==> flow/design.v <==
`timescale 1ns / 1ps
module dsp_macro_1(
input         CLK,
input  [17:0] A,
input  [17:0] B,
input  [47:0] C,
output [47:0] P
);
reg signed [17:0] a_r, b_r;
reg        [47:0] c_r;
reg signed [35:0] m_r;
reg        [47:0] p_r0, p_r1, p_r2;
always @(posedge CLK) begin
	a_r  <= A;
	b_r  <= B;
	c_r  <= C;
	m_r  <= a_r * b_r;
	p_r0 <= {{12{m_r[35]}}, m_r} + c_r;
	p_r1 <= p_r0;
	p_r2 <= p_r1;
end
assign P = p_r2;
endmodule
`timescale 1ns / 1ps
module mul(
input clk, 
input [7:0] w, 
input [7:0] x, 
output[15:0] y
);
wire [17:0] dsp_A, dsp_B;
wire [47:0] dsp_P;
assign dsp_A = w[7]? {10'b11_1111_1111, w} : {10'b00_0000_0000, w};
assign dsp_B = x[7]? {10'b11_1111_1111, x} : {10'b00_0000_0000, x};
assign y = dsp_P[15:0];
dsp_macro_1 u_dsp(.CLK(clk), .A(dsp_A), .B(dsp_B), .C(48'b0), .P(dsp_P));
endmodule
`timescale 1ns / 1ps
module adder_tree(
input clk, 
input rstn,
input vld_i,
input [15:0] mul_00, 
input [15:0] mul_01, 
input [15:0] mul_02, 
input [15:0] mul_03, 
input [15:0] mul_04, 
input [15:0] mul_05, 
input [15:0] mul_06, 
input [15:0] mul_07,
input [15:0] mul_08, 
input [15:0] mul_09, 
input [15:0] mul_10, 
input [15:0] mul_11, 
input [15:0] mul_12, 
input [15:0] mul_13, 
input [15:0] mul_14, 
input [15:0] mul_15, 
input [15:0] mul_16,
input [15:0] mul_17,
input [15:0] mul_18, 
input [15:0] mul_19, 
input [15:0] mul_20, 
input [15:0] mul_21, 
input [15:0] mul_22, 
input [15:0] mul_23, 
input [15:0] mul_24, 
input [15:0] mul_25,
input [15:0] mul_26,
output[20:0] acc_o,
output       vld_o 
);
reg [16:0] y1_0;
reg [16:0] y1_1;
reg [16:0] y1_2;
reg [16:0] y1_3;
reg [16:0] y1_4;
reg [16:0] y1_5;
reg [16:0] y1_6;
reg [16:0] y1_7;
reg [16:0] y1_8;
reg [16:0] y1_9;
reg [16:0] y1_10;
reg [16:0] y1_11;
reg [16:0] y1_12;
reg [16:0] y1_13;
reg [17:0] y2_0;
reg [17:0] y2_1;
reg [17:0] y2_2;
reg [17:0] y2_3;
reg [17:0] y2_4;
reg [17:0] y2_5;
reg [17:0] y2_6;
reg [18:0] y3_0;
reg [18:0] y3_1;
reg [18:0] y3_2;
reg [18:0] y3_3;
reg [19:0] y4_0;
reg [19:0] y4_1;
reg [20:0] y5;
reg vld_i_d1, vld_i_d2, vld_i_d3, vld_i_d4, vld_i_d5;
always@(posedge clk, negedge rstn) begin
	if(!rstn) begin
		y1_0 <= 17'd0;
		y1_1 <= 17'd0;
		y1_2 <= 17'd0;
		y1_3 <= 17'd0;
		y1_4 <= 17'd0;
		y1_5 <= 17'd0;
		y1_6 <= 17'd0;
		y1_7 <= 17'd0;
		y1_8 <= 17'd0;
		y1_9 <= 17'd0;
		y1_10 <= 17'd0;
		y1_11 <= 17'd0;
		y1_12 <= 17'd0;
		y1_13 <= 17'd0;
	end
	else begin 
		y1_0 <= $signed(mul_00) + $signed(mul_01);
		y1_1 <= $signed(mul_02) + $signed(mul_03);
		y1_2 <= $signed(mul_04) + $signed(mul_05);
		y1_3 <= $signed(mul_06) + $signed(mul_07);
		y1_4 <= $signed(mul_08) + $signed(mul_09);
		y1_5 <= $signed(mul_10) + $signed(mul_11);
		y1_6 <= $signed(mul_12) + $signed(mul_13);
		y1_7 <= $signed(mul_14) + $signed(mul_15);
		y1_8 <= $signed(mul_16) + $signed(mul_17);
		y1_9 <= $signed(mul_18) + $signed(mul_19);
		y1_10 <= $signed(mul_20) + $signed(mul_21);
		y1_11 <= $signed(mul_22) + $signed(mul_23);
		y1_12 <= $signed(mul_24) + $signed(mul_25);
		y1_13 <= $signed(mul_26);
	end
end
always@(posedge clk, negedge rstn) begin
	if(!rstn) begin
		y2_0 <= 18'd0;
		y2_1 <= 18'd0;
		y2_2 <= 18'd0;
		y2_3 <= 18'd0;
		y2_4 <= 18'd0;
		y2_5 <= 18'd0;
		y2_6 <= 18'd0;		
	end
	else begin 
		y2_0 <= $signed(y1_0) + $signed(y1_1);
		y2_1 <= $signed(y1_2) + $signed(y1_3);
		y2_2 <= $signed(y1_4) + $signed(y1_5);
		y2_3 <= $signed(y1_6) + $signed(y1_7);
		y2_4 <= $signed(y1_8) + $signed(y1_9);
		y2_5 <= $signed(y1_10) + $signed(y1_11);
		y2_6 <= $signed(y1_12) + $signed(y1_13);
	end
end
always@(posedge clk, negedge rstn) begin
	if(!rstn) begin
		y3_0 <= 19'd0;
		y3_1 <= 19'd0;
		y3_2 <= 19'd0;
		y3_3 <= 19'd0;
	end
	else begin 
		y3_0 <= $signed(y2_0) + $signed(y2_1);
		y3_1 <= $signed(y2_2) + $signed(y2_3);
		y3_2 <= $signed(y2_4) + $signed(y2_5);
		y3_3 <= $signed(y2_6);
	end
end
always@(posedge clk, negedge rstn) begin
	if(!rstn) begin
		y4_0 <= 20'd0;
		y4_1 <= 20'd0;
	end
	else begin
		y4_0 <= $signed(y3_0) + $signed(y3_1);
		y4_1 <= $signed(y3_2) + $signed(y3_3);
    end
end
always@(posedge clk, negedge rstn) begin
	if(!rstn)
		y5 <= 21'd0;
	else
		y5 <= $signed(y4_0) + $signed(y4_1);
end
always@(posedge clk, negedge rstn) begin
	if(!rstn) begin
		vld_i_d1 <= 0;
		vld_i_d2 <= 0;
		vld_i_d3 <= 0;
		vld_i_d4 <= 0;
		vld_i_d5 <= 0;
	end
	else begin 
		vld_i_d1 <= vld_i   ;
		vld_i_d2 <= vld_i_d1;
		vld_i_d3 <= vld_i_d2;
		vld_i_d4 <= vld_i_d3;
		vld_i_d5 <= vld_i_d4;		
	end
end
assign vld_o = vld_i_d5;
assign acc_o = $signed(y5);
endmodule
`timescale 1ns / 1ps
module mac(
input clk, 
input rstn, 
input vld_i, 
input [215:0] win, 
input [215:0] din,
output[ 20:0] acc_o, 
output        vld_o
);
wire[15:0] y00;
wire[15:0] y01;
wire[15:0] y02;
wire[15:0] y03;
wire[15:0] y04;
wire[15:0] y05;
wire[15:0] y06;
wire[15:0] y07;
wire[15:0] y08;
wire[15:0] y09;
wire[15:0] y10;
wire[15:0] y11;
wire[15:0] y12;
wire[15:0] y13;
wire[15:0] y14;
wire[15:0] y15;
wire[15:0] y16;
wire[15:0] y17;
wire[15:0] y18;
wire[15:0] y19;
wire[15:0] y20;
wire[15:0] y21;
wire[15:0] y22;
wire[15:0] y23;
wire[15:0] y24;
wire[15:0] y25;
wire[15:0] y26;
reg vld_i_d0, vld_i_d1, vld_i_d2, vld_i_d3, vld_i_d4;
mul u_mul_00(.clk(clk), .w(win[  7:  0]),.x(din[  7:  0]),.y(y00));
mul u_mul_01(.clk(clk), .w(win[ 15:  8]),.x(din[ 15:  8]),.y(y01));
mul u_mul_02(.clk(clk), .w(win[ 23: 16]),.x(din[ 23: 16]),.y(y02));
mul u_mul_03(.clk(clk), .w(win[ 31: 24]),.x(din[ 31: 24]),.y(y03));
mul u_mul_04(.clk(clk), .w(win[ 39: 32]),.x(din[ 39: 32]),.y(y04));
mul u_mul_05(.clk(clk), .w(win[ 47: 40]),.x(din[ 47: 40]),.y(y05));
mul u_mul_06(.clk(clk), .w(win[ 55: 48]),.x(din[ 55: 48]),.y(y06));
mul u_mul_07(.clk(clk), .w(win[ 63: 56]),.x(din[ 63: 56]),.y(y07));
mul u_mul_08(.clk(clk), .w(win[ 71: 64]),.x(din[ 71: 64]),.y(y08));
mul u_mul_09(.clk(clk), .w(win[ 79: 72]),.x(din[ 79: 72]),.y(y09));
mul u_mul_10(.clk(clk), .w(win[ 87: 80]),.x(din[ 87: 80]),.y(y10));
mul u_mul_11(.clk(clk), .w(win[ 95: 88]),.x(din[ 95: 88]),.y(y11));
mul u_mul_12(.clk(clk), .w(win[103: 96]),.x(din[103: 96]),.y(y12));
mul u_mul_13(.clk(clk), .w(win[111:104]),.x(din[111:104]),.y(y13));
mul u_mul_14(.clk(clk), .w(win[119:112]),.x(din[119:112]),.y(y14));
mul u_mul_15(.clk(clk), .w(win[127:120]),.x(din[127:120]),.y(y15));
mul u_mul_16(.clk(clk), .w(win[135:128]),.x(din[135:128]),.y(y16));
mul u_mul_17(.clk(clk), .w(win[143:136]),.x(din[143:136]),.y(y17));
mul u_mul_18(.clk(clk), .w(win[151:144]),.x(din[151:144]),.y(y18));
mul u_mul_19(.clk(clk), .w(win[159:152]),.x(din[159:152]),.y(y19));
mul u_mul_20(.clk(clk), .w(win[167:160]),.x(din[167:160]),.y(y20));
mul u_mul_21(.clk(clk), .w(win[175:168]),.x(din[175:168]),.y(y21));
mul u_mul_22(.clk(clk), .w(win[183:176]),.x(din[183:176]),.y(y22));
mul u_mul_23(.clk(clk), .w(win[191:184]),.x(din[191:184]),.y(y23));
mul u_mul_24(.clk(clk), .w(win[199:192]),.x(din[199:192]),.y(y24));
mul u_mul_25(.clk(clk), .w(win[207:200]),.x(din[207:200]),.y(y25));
mul u_mul_26(.clk(clk), .w(win[215:208]),.x(din[215:208]),.y(y26));
always@(posedge clk, negedge rstn) begin
	if(!rstn) begin
	    vld_i_d0 <= 0;
		vld_i_d1 <= 0;
		vld_i_d2 <= 0;
		vld_i_d3 <= 0;
		vld_i_d4 <= 0;
	end
	else begin 
		vld_i_d0 <= vld_i   ;
		vld_i_d1 <= vld_i_d0;
		vld_i_d2 <= vld_i_d1;
		vld_i_d3 <= vld_i_d2;
		vld_i_d4 <= vld_i_d3;		
	end
end
adder_tree u_adder_tree(
. clk(clk), 
. rstn(rstn),
. vld_i(vld_i_d4),
. mul_00(y00), 
. mul_01(y01), 
. mul_02(y02), 
. mul_03(y03), 
. mul_04(y04), 
. mul_05(y05), 
. mul_06(y06), 
. mul_07(y07),
. mul_08(y08),
. mul_09(y09), 
. mul_10(y10), 
. mul_11(y11), 
. mul_12(y12), 
. mul_13(y13), 
. mul_14(y14), 
. mul_15(y15), 
. mul_16(y16),
. mul_17(y17), 
. mul_18(y18), 
. mul_19(y19), 
. mul_20(y20), 
. mul_21(y21), 
. mul_22(y22), 
. mul_23(y23), 
. mul_24(y24), 
. mul_25(y25),
. mul_26(y26),  
. acc_o(acc_o),
. vld_o(vld_o) 
);
endmodule
From RTL to reports: mac
What the tools print for mac, step after step.
Line numbers count from 1 in the design file above.
Operators carry their Yosys type and port widths (W data, S select, Z words).
Cell names lack the library's common part.
{"block": "design", "design": "mac", "clock": "clk", "cell_library": "sky130hd", "pvt_corner": "tt_025C_1v80"}

Word-level counts
Counts by Yosys on the flattened word-level netlist (proc, flatten, opt, wreduce; memories kept). Register bits leave out memories and registers merged into their read ports (data or address); mux counts leave out enables and synchronous resets folded into registers. Print and check cells are left out. Cells with the same type and inputs are merged into one.
{"block": "bits", "ram_bits": 0, "word_cells": 307, "clocked_rd_ports_x_width": 0, "in_bits": 435, "reg_bits": 3209, "memories": 0, "output_inout_bits": 22, "latch_bits": 0, "mem_bits_ro": 0}
{"block": "op_classes", "addsub": 26, "n_reduce_logical": 0, "cmp": 0, "equal": 0, "muxes": 54, "div_mod_pow": 0, "mul": 27, "shift": 0, "bitwise": 0}
{"block": "ops", "op": "$mul A18 B18 Y16", "count": 27}
{"block": "ops", "op": "$mux W18", "count": 54}
{"block": "ops", "op": "$add A16 B16 Y17", "count": 13}
{"block": "ops", "op": "$add A17 B17 Y18", "count": 6}
{"block": "ops", "op": "$add A18 B18 Y19", "count": 3}
{"block": "ops", "op": "$add A20 B20 Y21", "count": 1}
{"block": "ops", "op": "$add A19 B18 Y20", "count": 1}
{"block": "ops", "op": "$add A19 B19 Y20", "count": 1}
{"block": "ops", "op": "$add A17 B16 Y18", "count": 1}

Longest topological paths
Depth = most cells in a row (Yosys ltp): at word level without a register or memory, in the mapped netlist without a sequential cell, where the memories' decode and read muxes count.
{"block": "logic_depth", "depth_word": 1, "ABC_AREA": 0, "ltp_mapped": 22, "depth_no_buf": 21}

Synthesis result
Source: synth_stat.txt of the flow (Yosys; design flattened, memories mapped). It holds for the ABC_AREA given above (unset counts as 0); a run with the other value may have another netlist.
{"block": "by_type", "cell_type": "dfxtp_1", "count": 2160, "area_total_um2": 4.32E+04}
{"block": "by_type", "cell_type": "fa_1", "count": 1927, "area_total_um2": 3.86E+04}
{"block": "by_type", "cell_type": "ha_1", "count": 1961, "area_total_um2": 2.45E+04}
{"block": "by_type", "cell_type": "dfrtp_1", "count": 509, "area_total_um2": 1.27E+04}
{"block": "by_type", "cell_type": "inv_1", "count": 3383, "area_total_um2": 1.27E+04}
{"block": "by_type", "cell_type": "xnor2_1", "count": 946, "area_total_um2": 8.29E+03}
{"block": "by_type", "cell_type": "and2_1", "count": 1127, "area_total_um2": 7.05E+03}
{"block": "by_type", "cell_type": "nand2_1", "count": 869, "area_total_um2": 3.26E+03}
{"block": "by_type", "cell_type": "a21oi_1", "count": 384, "area_total_um2": 1.92E+03}
{"block": "by_type", "cell_type": "nor2_1", "count": 443, "area_total_um2": 1.66E+03}
{"block": "by_type", "cell_type": "xor2_1", "count": 174, "area_total_um2": 1.52E+03}
{"block": "by_type", "cell_type": "nor3_1", "count": 184, "area_total_um2": 920.883}
{"block": "by_type", "cell_type": "nand3_1", "count": 171, "area_total_um2": 855.821}
{"block": "by_type", "cell_type": "nor2b_1", "count": 125, "area_total_um2": 782}
{"block": "by_type", "cell_type": "a21o_1", "count": 104, "area_total_um2": 780.749}
{"block": "by_type", "cell_type": "o21a_1", "count": 97, "area_total_um2": 728.198}
{"block": "by_type", "cell_type": "o21ai_0", "count": 130, "area_total_um2": 650.624}
{"block": "by_type", "cell_type": "o21ai_1", "count": 99, "area_total_um2": 495.475}
Not listed: further types 50, cells in them 807.
{"block": "synth_totals", "stdcells": 15600, "n_buf": 115, "seq_area_um2": 55978.7, "area_um2": 166455.9, "flip_flops": 2669}
The figures by module come from a second, unflattened synthesis with its own total; it is not the netlist above.
{"block": "hier_totals", "hier_cells": 54431, "area_unflattened_um2": 561721.2}
Each row is one instance without its submodules.
{"block": "by_module", "mod": "dsp_macro_1", "area_um2": 19636.3, "n_inst": 27, "seq_area_um2": 5285.1, "n_cells": 1903}
{"block": "by_module", "mod": "adder_tree", "area_um2": 31313.8, "n_inst": 1, "seq_area_um2": 12612.1, "n_cells": 3018}
{"block": "by_module", "mod": "mac", "area_um2": 125.1, "n_inst": 1, "seq_area_um2": 125.1, "n_cells": 5}
{"block": "by_module", "mod": "mul", "area_um2": 3.8, "n_inst": 27, "seq_area_um2": 0.0, "n_cells": 1}

Timing after synthesis
OpenSTA on the mapped netlist: ideal clock, no wires. The path of least setup slack (recovery checks aside). Input and output delay are each 20% of the period. Register names are those of the netlist, which keeps one name where synthesis merged equal registers.
{"block": "synth_timing", "path_kind": "register to register", "from": "register (name not given)", "to": "register u_mul_03.u_dsp.m_r[15]", "path_delay_ns": 5.077, "path_buffers": 0, "setup_ns": 0.136, "arrival_ns": 4.941, "slack_ns": 0.923, "period_ns": 6.0, "t_required_ns": 5.864, "stages": 19, "t_first_pin_ns": 0.000, "synth_period_reached_ns": 5.077}
"path_delay_ns" = arrival - input delay + setup time.
"stages" counts driving pins, that of a launching flip-flop among them; a cell with two outputs on the path counts twice.
"synth_period_reached_ns" is the clock period less the worst setup slack; recovery checks do not enter. This is arithmetic on one report: input and output delays are still those of the set period (20% each).
{"block": "synth_between", "path_cell_list": "dfxtp_1 nand2_1 fa_1 inv_1 fa_1 fa_1 inv_1 fa_1 inv_1 fa_1 inv_1 fa_1 inv_1 ha_1 and2_1 o21ai_0 o21ai_0 o41ai_1 xor2_1"}
{"block": "synth_rtl", "item": "to (assign)", "line_no": 17, "rtl": "m_r <= a_r * b_r;"}
{"block": "synth_rtl", "item": "to (decl)", "line_no": 11, "rtl": "reg signed [35:0] m_r;"}
Chain of elaborated cells between the ends: none given.

Worst path after layout
From the final timing report of flow run 1: the path of least setup slack in the routed layout; clock arrival at registers is part of the times.
{"block": "layout_timing", "path_kind": "register to register", "from": "register u_mul_10.u_dsp.a_r[6]", "to": "register u_mul_10.u_dsp.m_r[15]", "arrival_ns": 6.24, "path_buffers": 0, "period_ns": 5.52, "slack_ns": 0.13, "setup_ns": 0.07, "t_first_pin_ns": 0.94, "stages": 20, "t_required_ns": 6.37}
Between the ends stands the longest chain of elaborated cells between them, by number of cells; it is not shown to be the way that was timed. Of several equally long chains one is given.
Each line given opens the expression or statement behind the cell; cells for indexed reads and writes are added by Yosys, which also makes memories of some case tables.
{"block": "layout_between", "path_cell_list": "dfxtp_1 and2_1 fa_1 inv_1 fa_1 inv_1 fa_1 inv_1 fa_1 inv_1 fa_1 inv_1 fa_1 inv_1 ha_1 and2_1 o21ai_0 o21ai_0 o41ai_1 xnor2_1", "elab_chain_len": 1, "cone_cells": 1, "lines_between": 1, "cone_classes": "mul (1)"}
{"block": "layout_rtl", "item": "from (decl)", "line_no": 9, "rtl": "reg signed [17:0] a_r, b_r;"}
{"block": "layout_rtl", "item": "from (assign)", "line_no": 14, "rtl": "a_r <= A;"}
{"block": "layout_rtl", "item": "$mul A18 B18 Y16", "line_no": 17, "rtl": "m_r <= a_r * b_r;"}
{"block": "layout_rtl", "item": "to (assign)", "line_no": 17}
{"block": "layout_rtl", "item": "to (decl)", "line_no": 11, "rtl": "reg signed [35:0] m_r;"}

Subject: mac on sky130hd, stored results

Hello all,

Top module mac; platform sky130hd; tools Yosys and OpenROAD; 2 stored runs in no particular order. Input and output delays are each 20% of the period that was set; the output load is 0.01 pF.
"clock_period_reached_ns" is the run's clock period less its worst setup slack. It is reckoned from that one timing run; input and output delays stay at 20% of the period that was set.
"critical_path_time_ns" means the part of the period allowed to the worst setup path (the constraints hold back 20% at inputs and 20% at outputs) less its slack; where the path has registers, the arrival times of their clocks count too.
"power_total_mw": no workload was simulated; the value follows from the tool's default switching activity.

Flow run 1
==> flow/run.sh <==
#!/bin/bash
# the make line also repeats the synthesis and layout settings of config.mk as NAME=value (left out here)
make -C /OpenROAD-flow-scripts/flow DESIGN_CONFIG=/design/flow/config.mk WORK_HOME=/design/flow/orfs CLKGATE_MAP_FILE= finish
==> flow/config.mk <==
export PLATFORM = sky130hd
export DESIGN_NAME = mac
export DESIGN_NICKNAME = mac
export VERILOG_FILES = /design/flow/design.v
export SDC_FILE = /design/flow/constraint.sdc
export NUM_CORES = 4
export LEC_CHECK = 0
export CAP_MARGIN = 20
export CORE_MARGIN = 2
export CORE_UTILIZATION = 24
export SLEW_MARGIN = 20
==> flow/constraint.sdc <==
create_clock -name core_clock -period 5.52 [get_ports {clk}]
set_input_delay 1.1040 -clock core_clock [delete_from_list [all_inputs] [get_ports {clk}]]
set_output_delay 1.1040 -clock core_clock [all_outputs]
set_load 0.01 [all_outputs]

==> results of flow run 1, as JSON <==
{
  "final_die_area_um2": 700243.0,
  "worst_setup_slack_ns": 0.128,
  "power_total_mw": 129.562,
  "synth_area_um2": 166455.9,
  "post_route_stdcell_area_um2": 194182.0,
  "critical_path_time_ns": 5.39,
  "path_kind": "register to register",
  "clock_period_reached_ns": 5.392,
  "util_pct": 28.1,
  "final_setup_tns_ns": 0.000,
  "fin_hold_ws_ns": 0.283
}

Flow run 2
==> flow/run.sh <==
#!/bin/bash
# the make line also repeats the synthesis and layout settings of config.mk as NAME=value (left out here)
make -C /OpenROAD-flow-scripts/flow DESIGN_CONFIG=/design/flow/config.mk WORK_HOME=/design/flow/orfs CLKGATE_MAP_FILE= finish
==> flow/config.mk <==
export PLATFORM = sky130hd
export DESIGN_NAME = mac
export DESIGN_NICKNAME = mac
export VERILOG_FILES = /design/flow/design.v
export SDC_FILE = /design/flow/constraint.sdc
export NUM_CORES = 4
export LEC_CHECK = 0
export CAP_MARGIN = 20
export CORE_MARGIN = 2
export CORE_UTILIZATION = 40
export SLEW_MARGIN = 20
==> flow/constraint.sdc <==
create_clock -name core_clock -period 3.47 [get_ports {clk}]
set_input_delay 0.6940 -clock core_clock [delete_from_list [all_inputs] [get_ports {clk}]]
set_output_delay 0.6940 -clock core_clock [all_outputs]
set_load 0.01 [all_outputs]

==> results of flow run 2, as JSON <==
{
  "util_pct": 50.2,
  "final_die_area_um2": 421318.0,
  "post_route_stdcell_area_um2": 207794.0,
  "final_setup_tns_ns": -249.007,
  "power_total_mw": 235.397,
  "synth_area_um2": 166455.9,
  "worst_setup_slack_ns": -1.499,
  "fin_hold_ws_ns": 0.213,
  "critical_path_time_ns": 4.97,
  "path_kind": "register to register",
  "clock_period_reached_ns": 4.969
}

Thanks
